==> flow/design.v <==
module complex_adder_subtractor #(
    parameter WIDTH=32
) (
    input [WIDTH-1:0] a,
    input [WIDTH-1:0] b,
    input addNotSub,
    output reg [WIDTH-1:0] result
);
    always @(*) begin
        if (addNotSub) begin
            result[WIDTH-1:WIDTH/2] = a[WIDTH-1:WIDTH/2] + b[WIDTH-1:WIDTH/2];
            result[WIDTH/2-1:0] = a[WIDTH/2-1:0] + b[WIDTH/2-1:0];
        end else begin
            result[WIDTH-1:WIDTH/2] = a[WIDTH-1:WIDTH/2] - b[WIDTH-1:WIDTH/2];
            result[WIDTH/2-1:0] = a[WIDTH/2-1:0] - b[WIDTH/2-1:0];
        end
    end
endmodule
module complex_multiplier #(
    parameter WIDTH=32
) (
    input [WIDTH-1:0] a,
    input [WIDTH-1:0] b,
    output [2*WIDTH-1:0] result
);
    wire signed [WIDTH-1:0] a_real = { {(WIDTH/2+1){a[WIDTH/2-1]}}, a[WIDTH/2-1:0] };
    wire signed [WIDTH-1:0] b_real = { {(WIDTH/2+1){b[WIDTH/2-1]}}, b[WIDTH/2-1:0] };
    wire signed [WIDTH-1:0] a_img = { {(WIDTH/2+1){a[WIDTH-1]}}, a[WIDTH-1:WIDTH/2] };
    wire signed [WIDTH-1:0] b_img = { {(WIDTH/2+1){b[WIDTH-1]}}, b[WIDTH-1:WIDTH/2] };
    wire signed [WIDTH-1:0] result_real = a_real * b_real - a_img * b_img;
    wire signed [WIDTH-1:0] result_img = a_real * b_img + a_img * b_real;
    assign result[WIDTH-1:0] = result_real;
    assign result[2*WIDTH-1:WIDTH] = result_img;
endmodule
module complex_mean_square (
    input wire i_clk,
    input wire i_arst,
    input wire i_en,
    input wire [2:0] i_log2_samples,
    input wire        i_valid,
    input wire [31:0] i_y,
    input wire [31:0] i_y_hat,
    output reg        o_valid,
    output reg [63:0] o_data
);
    wire [31:0] y_diff_w;
    wire [63:0] sq_diff_complex_w;
    wire        sq_diff_valid_w;
    wire [63:0] sum_res_w;
    wire [8:0]  num_samples_w = 1 << i_log2_samples;
    reg [8:0]  sample_rx_cnt_r;
    reg [8:0]  sample_proc_cnt_r;
    reg [1:0]  state_r, next_state_r;
    localparam S_IDLE      = 2'b00;
    localparam S_INIT      = 2'b01;
    localparam S_COMPUTING = 2'b10;
    localparam S_FINALIZE  = 2'b11;
    complex_adder_subtractor #(.WIDTH(32)) y_difference_module (
        .a(i_y),
        .b(i_y_hat),
        .addNotSub(1'b0),
        .result(y_diff_w)
    );
    complex_multiplier cpow_calculator (
        .a(y_diff_w),
        .b(y_diff_w),
        .result(sq_diff_complex_w)
    );
    assign sq_diff_valid_w = i_valid;
    complex_adder_subtractor #(.WIDTH(64)) square_sum (
        .a(o_data),  
        .b(sq_diff_complex_w),
        .addNotSub(1'b1),
        .result(sum_res_w)
    );
    always @(posedge i_clk or posedge i_arst) begin
        if (i_arst)
            state_r <= S_IDLE;
        else
            state_r <= next_state_r;
    end
    always @(*) begin
        next_state_r = state_r;
        case (state_r)
            S_IDLE:      if (i_en) next_state_r = S_INIT;
            S_INIT:      next_state_r = S_COMPUTING;
            S_COMPUTING: if (sample_rx_cnt_r == num_samples_w && sample_proc_cnt_r == num_samples_w)
                             next_state_r = S_FINALIZE;
            S_FINALIZE:  next_state_r = S_IDLE;
            default:     next_state_r = S_IDLE;
        endcase
    end
    always @(posedge i_clk or posedge i_arst) begin
        if (i_arst) begin
            o_valid           <= 1'b0;
            o_data            <= 64'b0;
            sample_rx_cnt_r   <= 9'b0;
            sample_proc_cnt_r <= 9'b0;
        end else begin
            o_valid <= 1'b0;  
            case (state_r)
                S_INIT: begin
                    o_data            <= 64'b0;
                    sample_rx_cnt_r   <= 9'b0;
                    sample_proc_cnt_r <= 9'b0;
                end
                S_COMPUTING: begin
                    sample_rx_cnt_r <= sample_rx_cnt_r;
                    sample_proc_cnt_r <= sample_proc_cnt_r;
                    if (i_valid && sample_rx_cnt_r < num_samples_w) begin
                        sample_rx_cnt_r <= sample_rx_cnt_r + 1;
                    end
                    if (sq_diff_valid_w && !(sample_proc_cnt_r == num_samples_w)) begin
                        sample_proc_cnt_r <= sample_proc_cnt_r + 1;
                        o_data <= sum_res_w;
                    end
                end
                S_FINALIZE: begin
					o_valid        <= 1'b1;  
					o_data[31:0]   <= $signed(o_data[31:0]) >>> i_log2_samples;
					o_data[63:32]  <= $signed(o_data[63:32]) >>> i_log2_samples;
                end
            endcase
        end
    end
endmodule
Tool chain data of complex_mean_square
Tool output for the design above, in the order of the flow. Line numbers count from 1 in the design file above. Operators: Yosys type, input widths -> output width; for muxes data width and select width s. A cell with n/a has no value.

Design top: complex_mean_square. Clock: i_clk. Library: sky130hd. Timing corner: tt_025C_1v80.

After elaboration
Counts by Yosys on the flattened word-level netlist (proc, flatten, opt, wreduce; memories kept). Register bits leave out memories and registers merged into their read ports (data or address). Print and check cells are left out. Cells with the same type and inputs are merged into one.

For add/sub/neg operators the number is 8. $mul: 3. The figure for magnitude comparators is 1. The figure for equality and inequality tests is 9. Shift-type cells: 3. The entry for multiplexer cells reads 12. The figure for reduce/logical cells is 11.

Operators with widths (count): $mul 16x16->32 (3); $pmux 32 s3 (2); $add 32x32->32 (3); $sshr 32x3->32 (2); $mux 32 (2); $pmux 9 s2 (2); $sub 16x16->16 (2); $sub 32x32->32 (1); $add 9x1->9 const B (2); $eq 9x9->1 (2); $mux 9 (2); $shl 2x3->9 const A (1); $lt 9x9->1 (1); $ne 2x2->1 const B (4); $reduce_and 2->1 (4); $pmux 2 s4 (1); $eq 2x2->1 const B (2); $mux 2 (2); $logic_and 1x1->1 (3); $reduce_bool 3->1 (1); $eq 2x1->1 const B (1); $logic_not 2->1 (1); $reduce_bool 2->1 (1); $logic_not 1->1 (1); $mux 1 (1).

Flip-flop bits (word level): 85. Under input port bits stands 71. Cells after elaboration: 52.

Depth
Depth = most cells in a row (Yosys ltp): at word level without a register or memory, in the mapped netlist without a sequential cell, where the memories' decode and read muxes count.

For depth after elaboration the number is 6. The entry for ABC_AREA reads 0. The figure for mapped depth is 47. For depth with buffers taken out the number is 46.

Netlist
The flow's flattened synthesis, as Yosys stat reports it; memories are mapped. The netlist is that of the ABC_AREA named above (0 if unset); the other value can give another one.

For cells in the netlist the number is 4072. The figure for synthesis area is 36870.4 um^2. Sequential area: 2178.3 um^2. Under flip-flops stands 87. The entry for buffer cells reads 145.

Cells by type (count): sky130_fd_sc_hd__fa_1 (824); sky130_fd_sc_hd__ha_1 (317); sky130_fd_sc_hd__inv_1 (965); sky130_fd_sc_hd__dfrtp_1 (86); sky130_fd_sc_hd__nor2_1 (418); sky130_fd_sc_hd__nand2_1 (384); sky130_fd_sc_hd__xnor2_1 (101); sky130_fd_sc_hd__o21ai_0 (124); sky130_fd_sc_hd__a21oi_1 (109); sky130_fd_sc_hd__mux2_2 (47); sky130_fd_sc_hd__mux4_2 (20); sky130_fd_sc_hd__clkbuf_1 (114); sky130_fd_sc_hd__a21o_1 (52); sky130_fd_sc_hd__mux2i_1 (39); sky130_fd_sc_hd__xor2_1 (41); sky130_fd_sc_hd__a221oi_1 (36); sky130_fd_sc_hd__o21a_1 (24); sky130_fd_sc_hd__nand3_1 (33).

Not listed: further types 60, cells in them 338. By module: a second synthesis without flattening, with its own total; a netlist apart from the flattened one above.

Cells (unflattened synthesis): 5899. The entry for area total of the unflattened synthesis reads 53665.2 um^2.

Each row is one instance without its submodules.

By module: complex_multiplier (times used 1, cells 4305, area 39930.8 um^2, seq. area 0.0 um^2); complex_mean_square (times used 1, cells 666, area 7078.0 um^2, seq. area 2178.3 um^2); complex_adder_subtractor #(WIDTH=64) (times used 1, cells 658, area 4675.7 um^2, seq. area 0.0 um^2); complex_adder_subtractor #(WIDTH=32) (times used 1, cells 270, area 1980.6 um^2, seq. area 0.0 um^2).

Path before layout
OpenSTA on the mapped netlist: ideal clock, no wires. The path of least setup slack (recovery checks aside). Input and output delay are each 20% of the period. Register names are those of the netlist, which keeps one name where synthesis merged equal registers.

Path type: input to register. Start: input port i_y_hat[1]. End: register o_data[62]. The entry for period reads 13.5 ns. Under input delay stands 2.700 ns. Time at the first pin: 2.700 ns. The figure for arrival time is 12.201 ns. For data required time the number is 13.434 ns. The figure for slack is 1.233 ns. The figure for path delay is 9.567 ns. For driving pins on the path the number is 38. Period reached after synthesis: 12.267 ns.

"path delay" is the arrival time less input delay plus setup time. "driving pins on the path": output pins that drive a net of the path, with the launching flip-flop's if there is one; two outputs of one cell count as two. "period reached after synthesis" = period - worst setup slack (recovery checks aside). The figure is calculated, with input and output delays left at 20% of the set period. Between the ends stands the longest chain of elaborated cells between them, by number of cells; it is not shown to be the way that was timed. Of several equally long chains one is given. A line is the first line of the expression or statement that the cell stems from. Yosys adds cells for indexed reads and writes and turns some case tables into memories. At most two assigning lines are given for a register; there are more.

Cells stage by stage: sky130_fd_sc_hd__inv_1 -> sky130_fd_sc_hd__ha_1 -> sky130_fd_sc_hd__nor2b_1 -> sky130_fd_sc_hd__o31a_1 -> sky130_fd_sc_hd__or4_4 -> sky130_fd_sc_hd__a2111oi_4 -> sky130_fd_sc_hd__xor2_1 -> sky130_fd_sc_hd__inv_1 -> sky130_fd_sc_hd__clkbuf_1 -> sky130_fd_sc_hd__buf_1 -> sky130_fd_sc_hd__nand2_1 -> sky130_fd_sc_hd__fa_1 -> sky130_fd_sc_hd__fa_1 -> sky130_fd_sc_hd__fa_1 -> sky130_fd_sc_hd__fa_1 -> sky130_fd_sc_hd__inv_1 -> sky130_fd_sc_hd__fa_1 -> sky130_fd_sc_hd__inv_1 -> (+2 left out) -> sky130_fd_sc_hd__ha_1 -> sky130_fd_sc_hd__a211oi_1 -> sky130_fd_sc_hd__o211ai_1 -> sky130_fd_sc_hd__a31oi_1 -> sky130_fd_sc_hd__o21ai_0 -> sky130_fd_sc_hd__a31oi_1 -> sky130_fd_sc_hd__xnor2_1 -> sky130_fd_sc_hd__ha_1 -> sky130_fd_sc_hd__a21o_1 -> sky130_fd_sc_hd__a21o_1 -> sky130_fd_sc_hd__a21o_1 -> sky130_fd_sc_hd__a21o_1 -> sky130_fd_sc_hd__a21o_1 -> sky130_fd_sc_hd__a221oi_1 -> sky130_fd_sc_hd__o21bai_1 -> sky130_fd_sc_hd__a2111oi_0 -> sky130_fd_sc_hd__mux2_2 -> sky130_fd_sc_hd__nand2_1. For length of the longest elaborated chain the number is 6. The entry for elaborated cells between the ends (all ways) reads 6. Those cells by class: 3 x add/sub; 1 x mul; 2 x mux.

Ends and longest elaborated chain, post-synthesis: start, declared (line 42) `input wire [31:0] i_y_hat,`; $sub 16x16->16 (line 15) `result[WIDTH/2-1:0] = a[WIDTH/2-1:0] - b[WIDTH/2-1:0];`; $mul 16x16->32 (line 31) `wire signed [WIDTH-1:0] result_img = a_real * b_img + a_img * b_real;`; $add 32x32->32 (line 31); $add 32x32->32 (line 11) `result[WIDTH-1:WIDTH/2] = a[WIDTH-1:WIDTH/2] + b[WIDTH-1:WIDTH/2];`; $mux 32 (line 113) `if (sq_diff_valid_w && !(sample_proc_cnt_r == num_samples_w)) begin`; $pmux 32 s3 (line 101) `case (state_r)`; end, assigned (line 115) `o_data <= sum_res_w;`; end, assigned (line 121) `o_data[63:32] <= $signed(o_data[63:32]) >>> i_log2_samples;`; end, declared (line 44) `output reg [63:0] o_data`.

Worst path after layout
Path of least setup slack in the final report of flow run 1 (OpenROAD, finished layout, wires in). Where an end is a register, its clock arrival counts in the times.

Path type: input to register. Start: input port i_y_hat[18]. End: register o_data[31]. The entry for period reads 7.64 ns. Under input delay stands 1.53 ns. Time at the first pin: 1.53 ns. The figure for arrival time is 11.27 ns. For data required time the number is 7.96 ns. The figure for slack is -3.31 ns. For driving pins on the path the number is 36.

Between the ends stands the longest chain of elaborated cells between them, by number of cells; it is not shown to be the way that was timed. Of several equally long chains one is given. At most two assigning lines are given for a register; there are more.

Cells stage by stage: sky130_fd_sc_hd__clkdlybuf4s50_1 -> sky130_fd_sc_hd__inv_1 -> sky130_fd_sc_hd__ha_2 -> sky130_fd_sc_hd__o21a_1 -> sky130_fd_sc_hd__o31a_1 -> sky130_fd_sc_hd__buf_12 -> sky130_fd_sc_hd__o221ai_4 -> sky130_fd_sc_hd__o2111ai_2 -> sky130_fd_sc_hd__a31oi_1 -> sky130_fd_sc_hd__o21bai_1 -> sky130_fd_sc_hd__xnor2_2 -> sky130_fd_sc_hd__buf_4 -> sky130_fd_sc_hd__clkbuf_8 -> sky130_fd_sc_hd__clkbuf_16 -> sky130_fd_sc_hd__nand2_2 -> sky130_fd_sc_hd__fa_2 -> sky130_fd_sc_hd__inv_1 -> sky130_fd_sc_hd__fa_1 -> sky130_fd_sc_hd__inv_1 -> sky130_fd_sc_hd__fa_1 -> sky130_fd_sc_hd__fa_1 -> sky130_fd_sc_hd__inv_1 -> sky130_fd_sc_hd__fa_1 -> sky130_fd_sc_hd__fa_1 -> sky130_fd_sc_hd__inv_1 -> sky130_fd_sc_hd__fa_1 -> sky130_fd_sc_hd__fa_1 -> sky130_fd_sc_hd__ha_4 -> sky130_fd_sc_hd__o21a_1 -> sky130_fd_sc_hd__or2_2 -> sky130_fd_sc_hd__o211ai_1 -> sky130_fd_sc_hd__buf_4 -> sky130_fd_sc_hd__nand3b_1 -> sky130_fd_sc_hd__a221oi_2 -> sky130_fd_sc_hd__xnor3_2 -> sky130_fd_sc_hd__o21ai_2. For length of the longest elaborated chain the number is 6. The entry for elaborated cells between the ends (all ways) reads 6. Those cells by class: 3 x add/sub; 1 x mul; 2 x mux.

Ends and longest elaborated chain, post-layout: start, declared (line 42) `input wire [31:0] i_y_hat,`; $sub 16x16->16 (line 14) `result[WIDTH-1:WIDTH/2] = a[WIDTH-1:WIDTH/2] - b[WIDTH-1:WIDTH/2];`; $mul 16x16->32 (line 30) `wire signed [WIDTH-1:0] result_real = a_real * b_real - a_img * b_img;`; $sub 32x32->32 (line 30); $add 32x32->32 (line 12) `result[WIDTH/2-1:0] = a[WIDTH/2-1:0] + b[WIDTH/2-1:0];`; $mux 32 (line 113) `if (sq_diff_valid_w && !(sample_proc_cnt_r == num_samples_w)) begin`; $pmux 32 s3 (line 101) `case (state_r)`; end, assigned (line 115) `o_data <= sum_res_w;`; end, assigned (line 120) `o_data[31:0] <= $signed(o_data[31:0]) >>> i_log2_samples;`; end, declared (line 44) `output reg [63:0] o_data`.

# Flow runs of complex_mean_square

Measured results for complex_mean_square: 4 stored runs of the Yosys and OpenROAD flow on sky130hd. The settings differ; the order carries no meaning. The constraints put input and output delay at 20% of the set period each and load the outputs with 0.01 pF. "clock period achieved" means the clock period less the worst setup slack. The figure is calculated, with input and output delays left at 20% of the set period. "time used up by the worst setup path" means the part of the period allowed to the worst setup path (the constraints hold back 20% at inputs and 20% at outputs) less its slack; where the path has registers, the arrival times of their clocks count too.

Flow run 1 has these settings: CELL_PAD_IN_SITES_DETAIL_PLACEMENT 1; CORE_MARGIN 9; CORE_UTILIZATION 31; GPL_TIMING_DRIVEN 0; PLACE_DENSITY_LB_ADDON 0.02; SETUP_SLACK_MARGIN 1.57; SLEW_MARGIN 40; TNS_END_PERCENT 20; period_ns 7.64; CAP_MARGIN 20. The lowest hold slack reads 0.476 ns. The final setup TNS comes to -117.870 ns. The clock period achieved is 10.955 ns. The measured standard-cell area after layout is 45272.2 um^2. For the time used up by the worst setup path the run shows 9.43 ns. Class of the worst setup path: input to register. The die size stands at 131675.0 um^2. The utilization after routing reads 38.3 %. The measured chip area in the Yosys report is 36870.4 um^2. The lowest setup slack comes to -3.315 ns.

Flow run 2 has these settings: ABC_AREA 1; CORE_UTILIZATION 63; CTS_CLUSTER_DIAMETER 141; GPL_ROUTABILITY_DRIVEN 0; MAX_ROUTING_LAYER met5; PLACE_DENSITY_LB_ADDON 0.25; SETUP_SLACK_MARGIN 1.98; SLEW_MARGIN 30; period_ns 8.11; CAP_MARGIN 20; CORE_MARGIN 2. Outcome: no results, routing failed with GRT-0232.

Flow run 3 has these settings: ABC_AREA 1; CAP_MARGIN 40; CELL_PAD_IN_SITES_DETAIL_PLACEMENT 2; CORE_ASPECT_RATIO 0.54; CORE_MARGIN 9; CORE_UTILIZATION 31; GPL_ROUTABILITY_DRIVEN 0; GPL_TIMING_DRIVEN 1; MAX_ROUTING_LAYER met4; MIN_ROUTING_LAYER met2; PLACE_DENSITY_LB_ADDON 0.02; SLEW_MARGIN 40; TNS_END_PERCENT 80; period_ns 7.64. The lowest hold slack reads 0.485 ns. The final setup TNS comes to -83.944 ns. The clock period achieved is 9.869 ns. The measured standard-cell area after layout is 54055.6 um^2. For the time used up by the worst setup path the run shows 8.34 ns. Class of the worst setup path: input to register. The die size stands at 136351.0 um^2. The utilization after routing reads 44.8 %. The measured chip area in the Yosys report is 38070.3 um^2. The lowest setup slack comes to -2.229 ns.

Flow run 4 has these settings: CELL_PAD_IN_SITES_DETAIL_PLACEMENT 2; CORE_MARGIN 9; CORE_UTILIZATION 40; GPL_ROUTABILITY_DRIVEN 0; MIN_ROUTING_LAYER met2; PLACE_DENSITY_LB_ADDON 0.09; SETUP_SLACK_MARGIN 1.52; SLEW_MARGIN 15; TNS_END_PERCENT 25; period_ns 13.5; CAP_MARGIN 20. The lowest hold slack reads 0.481 ns. The final setup TNS comes to 0.000 ns. The clock period achieved is 12.464 ns. The measured standard-cell area after layout is 42319.3 um^2. For the time used up by the worst setup path the run shows 9.76 ns. Class of the worst setup path: input to register. The die size stands at 103430.0 um^2. The utilization after routing reads 46.7 %. The measured chip area in the Yosys report is 36870.4 um^2. The lowest setup slack comes to 1.036 ns.
